==> flow/design.v <==
`timescale 1ns/1ps
module dut #(
    parameter int DATAW = 16
)(
    input  wire                 clk,
    input  wire                 rst_n,
    input  wire                 in_valid,
    output wire                 in_ready,
    input  wire signed [DATAW-1:0] in_data,
    output reg                  out_valid,
    input  wire                 out_ready,
    output reg signed [2*DATAW-1:0] out_data
);
    assign in_ready = rst_n && (!out_valid || out_ready);
    always @(posedge clk or negedge rst_n) begin
        if (!rst_n) begin
            out_valid <= 1'b0;
            out_data  <= '0;
        end else begin
            if (in_valid && in_ready) begin
                out_data  <= in_data * in_data;  
                out_valid <= 1'b1;
            end else if (out_valid && out_ready) begin
                out_valid <= 1'b0;
            end
        end
    end
endmodule
# Tool chain data of dut
# The steps from the RTL of dut to its reports follow in flow order.
# Lines are those of the file above, counted from 1.
# Library cell names are shortened.
# The mark - stands for no value.
dict set report design {
  top {dut}
  clk_port {clk}
  lib {sky130hd}
  corner {tt_025C_1v80}
}

# Word-level counts
# Source: Yosys, flattened and elaborated, memories not mapped. Widths are those after wreduce. Registers that Yosys merges into a memory's read port (data or address) are not register bits. Print and check cells do not count. Equal cells are merged and count once.
dict set report bits {
  input_bits 20
  output_inout_bits 34
  elab_cells 11
  ff_bits 33
}
dict set report op_classes {
  reduce_logical 6
  multipliers 1
  n_mux 2
}
# cell n
set op_table {}
lappend op_table {{16-bit by 16-bit multiplier with 32-bit output} 1}
lappend op_table {{1-bit logical AND} 3}
lappend op_table {{2-bit nonzero test} 1}
lappend op_table {{1-bit 2-to-1 mux} 2}
lappend op_table {{1-bit logical OR} 1}
lappend op_table {{1-bit logical NOT} 1}

# Logic depth
# Depth = most cells in a row (Yosys ltp): at word level without a register or memory, in the mapped netlist without a sequential cell, where the memories' decode and read muxes count.
dict set report depth {
  word_depth 5
  ABC_AREA 0
  ltp_mapped 24
  depth_no_buf 22
}

# Netlist
# Yosys stat after the flow's synthesis: flattened, memories mapped to cells. It holds for the ABC_AREA given above (unset counts as 0); a run with the other value may have another netlist.
# Totals and module areas in this step are rounded.
# cell_type n area_total_um2
set by_type {}
lappend by_type {fa_1 233 4.66E+03}
lappend by_type {inv_1 329 1.23E+03}
lappend by_type {ha_1 89 1.11E+03}
lappend by_type {dfrtp_1 32 800.768}
lappend by_type {nand2_1 125 469.2}
lappend by_type {and2_1 43 269.008}
lappend by_type {xnor2_1 28 245.235}
lappend by_type {nor2_1 41 153.898}
lappend by_type {o21ai_0 29 145.139}
lappend by_type {clkbuf_1 31 116.362}
lappend by_type {xor2_1 13 113.859}
lappend by_type {a21oi_1 22 110.106}
lappend by_type {a211oi_1 9 67.565}
lappend by_type {a21o_1 8 60.058}
lappend by_type {o21ai_1 12 60.058}
lappend by_type {o21bai_1 6 45.043}
lappend by_type {a31oi_1 7 43.792}
lappend by_type {nand2b_1 7 43.792}
# Other cell types: 38; their cells: 74.
dict set report mapped {
  synth_area_um2 10000
  seqArea_um2 800
  cell_count 1138
  ffs 32
}

# Worst setup path after synthesis
# OpenSTA on the mapped netlist: ideal clock, no wires. The path of least setup slack (recovery checks aside). Input and output delay are each 20% of the period. Register names are those of the netlist, which keeps one name where synthesis merged equal registers.
dict set report synth_timing {
  path_type {input to register}
  from {input in_data[15]}
  to {register out_data[30]}
  delay_ps 5729
  tclk_ps 7500
  in_delay_ps 1500
  launch_ps 1500
  arrival_time_ps 7106
  setup_time_ps 123
  path_slack_ps 271
  path_buffers 2
  t_required_ps 7377
  path_stages 22
  period_less_setup_slack_ps 7229
}
# "delay_ps" = arrival - input delay + setup time.
# "path_stages" counts driving pins, that of a launching flip-flop among them; a cell with two outputs on the path counts twice.
# "period_less_setup_slack_ps" is the clock period less the worst setup slack; recovery checks do not enter. This is arithmetic on one report: input and output delays are still those of the set period (20% each).
# The rows between start and end are the longest chain of elaborated cells between them; the timing report does not say that the signal goes this way. Where chains are equally long, one stands for them.
# Each line given opens the expression or statement behind the cell; cells for indexed reads and writes are added by Yosys, which also makes memories of some case tables.
dict set report synth_between {
  cell_sequence {clkbuf_1 clkbuf_1 nand2_1 fa_1 inv_1 fa_1 inv_1 fa_1 fa_1 inv_1 fa_1 inv_1 fa_1 inv_1 ha_1 a21oi_1 o21bai_1 a21o_1 a41o_1 a311oi_1 xor2_1 o21ai_1}
  elab_chain_cells 1
  cone_cells 1
  cone_lines 1
  cone_classes {mul: 1}
}
# item line
set synth_lines {}
lappend synth_lines {{start, declared} 9} ;# input  wire signed [DATAW-1:0] in_data,
lappend synth_lines {{16-bit by 16-bit multiplier with 32-bit output} 21} ;# out_data  <= in_data * in_data;
lappend synth_lines {{end, assigned} 18} ;# out_data  <= '0;
lappend synth_lines {{end, assigned} 21}
lappend synth_lines {{end, declared} 12} ;# output reg signed [2*DATAW-1:0] out_data

# Path in the finished layout
# Path of least setup slack in the final report of run B (OpenROAD, finished layout, wires in). Where an end is a register, its clock arrival counts in the times.
# The report prints the path's times to 10 ps; the period is as set.
dict set report layout_timing {
  path_type {input to register}
  from {input in_data[15]}
  to {register out_data[30]}
  launch_ps 2180
  path_buffers 2
  path_stages 22
  path_slack_ps 2020
  arrival_time_ps 9000
  in_delay_ps 2180
  setup_time_ps 150
  tclk_ps 10900
  t_required_ps 11020
}
# The rows between start and end are the longest chain of elaborated cells between them; the timing report does not say that the signal goes this way. Where chains are equally long, one stands for them.
dict set report layout_between {
  cell_sequence {clkdlybuf4s50_1 buf_4 inv_1 nor2_1 fa_1 fa_1 inv_1 fa_1 fa_1 inv_1 fa_1 inv_1 fa_1 inv_1 ha_1 a21oi_1 o21bai_1 a21o_1 a41o_1 a311oi_1 xor2_1 o21ai_1}
  elab_chain_cells 1
  cone_cells 1
  cone_lines 1
  cone_classes {mul: 1}
}
# item line
set layout_lines {}
lappend layout_lines {{start, declared} 9} ;# input  wire signed [DATAW-1:0] in_data,
lappend layout_lines {{16-bit by 16-bit multiplier with 32-bit output} 21} ;# out_data  <= in_data * in_data;
lappend layout_lines {{end, assigned} 18} ;# out_data  <= '0;
lappend layout_lines {{end, assigned} 21}
lappend layout_lines {{end, declared} 12} ;# output reg signed [2*DATAW-1:0] out_data

; Stored flow runs of dut (6 of them; Yosys, OpenROAD, sky130hd). They differ in their settings and are not a sequence. Constraints: input delay and output delay 20% of the set period each, output load 0.01 pF.
; "timing.achieved_period_ps" means the clock period less the worst setup slack. The figure is calculated, with input and output delays left at 20% of the set period.
; The results are shown rounded.

[run A: settings]
CAP_MARGIN = 15
CELL_PAD_IN_SITES_DETAIL_PLACEMENT = 2
CELL_PAD_IN_SITES_GLOBAL_PLACEMENT = 3
CORE_ASPECT_RATIO = 0.61
CORE_MARGIN = 7
CORE_UTILIZATION = 40
GPL_ROUTABILITY_DRIVEN = 0
MAX_ROUTING_LAYER = met4
PLACE_DENSITY = 0.6
SLEW_MARGIN = 25
TNS_END_PERCENT = 90
period_ns = 4.27
[run A: results]
outcome = incomplete, clock tree synthesis halted on DPL-0033

[run B: settings]
CELL_PAD_IN_SITES_GLOBAL_PLACEMENT = 1
CORE_ASPECT_RATIO = 0.56
CORE_MARGIN = 6
CORE_UTILIZATION = 19
CTS_CLUSTER_DIAMETER = 87
CTS_CLUSTER_SIZE = 64
GPL_ROUTABILITY_DRIVEN = 0
GPL_TIMING_DRIVEN = 1
MIN_ROUTING_LAYER = met1
SLEW_MARGIN = 5
period_ns = 10.9
CAP_MARGIN = 20
[run B: results]
final_hold_ws_ps = 490
worst_setup_slack_ps = 2000
total_negative_slack_ps = 0
final_stdcell_area_um2 = 12000
design.die.area_um2 = 60000
final_util_pct = 22
timing.achieved_period_ps = 8884
synth_chip_area_um2 = 10000

[run C: settings]
ABC_AREA = 0
CAP_MARGIN = 35
CELL_PAD_IN_SITES_DETAIL_PLACEMENT = 0
CORE_ASPECT_RATIO = 1.92
CORE_MARGIN = 2
CORE_UTILIZATION = 28
CTS_CLUSTER_DIAMETER = 392
GPL_ROUTABILITY_DRIVEN = 1
GPL_TIMING_DRIVEN = 0
PLACE_DENSITY = 0.92
SETUP_SLACK_MARGIN = 0.76
SLEW_MARGIN = 10
TNS_END_PERCENT = 45
period_ns = 12.4
[run C: results]
final_stdcell_area_um2 = 11000
synth_chip_area_um2 = 10000
final_hold_ws_ps = 490
design.die.area_um2 = 38000
worst_setup_slack_ps = 2900
final_util_pct = 32
total_negative_slack_ps = 0
timing.achieved_period_ps = 9487

[run D: settings]
CORE_UTILIZATION = 30
PLACE_DENSITY = 0.6
period_ns = 7.29
CAP_MARGIN = 20
CORE_MARGIN = 2
SLEW_MARGIN = 20
[run D: results]
synth_chip_area_um2 = 10000
final_hold_ws_ps = 470
final_stdcell_area_um2 = 12000
timing.achieved_period_ps = 7063
worst_setup_slack_ps = 230
final_util_pct = 37
design.die.area_um2 = 36000
total_negative_slack_ps = 0

[run E: settings]
CELL_PAD_IN_SITES_DETAIL_PLACEMENT = 0
CELL_PAD_IN_SITES_GLOBAL_PLACEMENT = 2
CORE_ASPECT_RATIO = 1.11
CORE_UTILIZATION = 71
CTS_CLUSTER_DIAMETER = 362
CTS_CLUSTER_SIZE = 52
GPL_ROUTABILITY_DRIVEN = 0
MAX_ROUTING_LAYER = met5
PLACE_DENSITY_LB_ADDON = 0.29
SETUP_SLACK_MARGIN = 0.47
TNS_END_PERCENT = 70
period_ns = 11.9
CAP_MARGIN = 20
CORE_MARGIN = 2
SLEW_MARGIN = 20
[run E: results]
outcome = incomplete, placement halted on FLW-0024

[run F: settings]
CORE_UTILIZATION = 40
PLACE_DENSITY = 0.6
period_ns = 7.5
CAP_MARGIN = 20
CORE_MARGIN = 2
SLEW_MARGIN = 20
[run F: results]
final_hold_ws_ps = 470
total_negative_slack_ps = 0
worst_setup_slack_ps = 300
final_stdcell_area_um2 = 12000
timing.achieved_period_ps = 7195
design.die.area_um2 = 27000
final_util_pct = 47
synth_chip_area_um2 = 10000
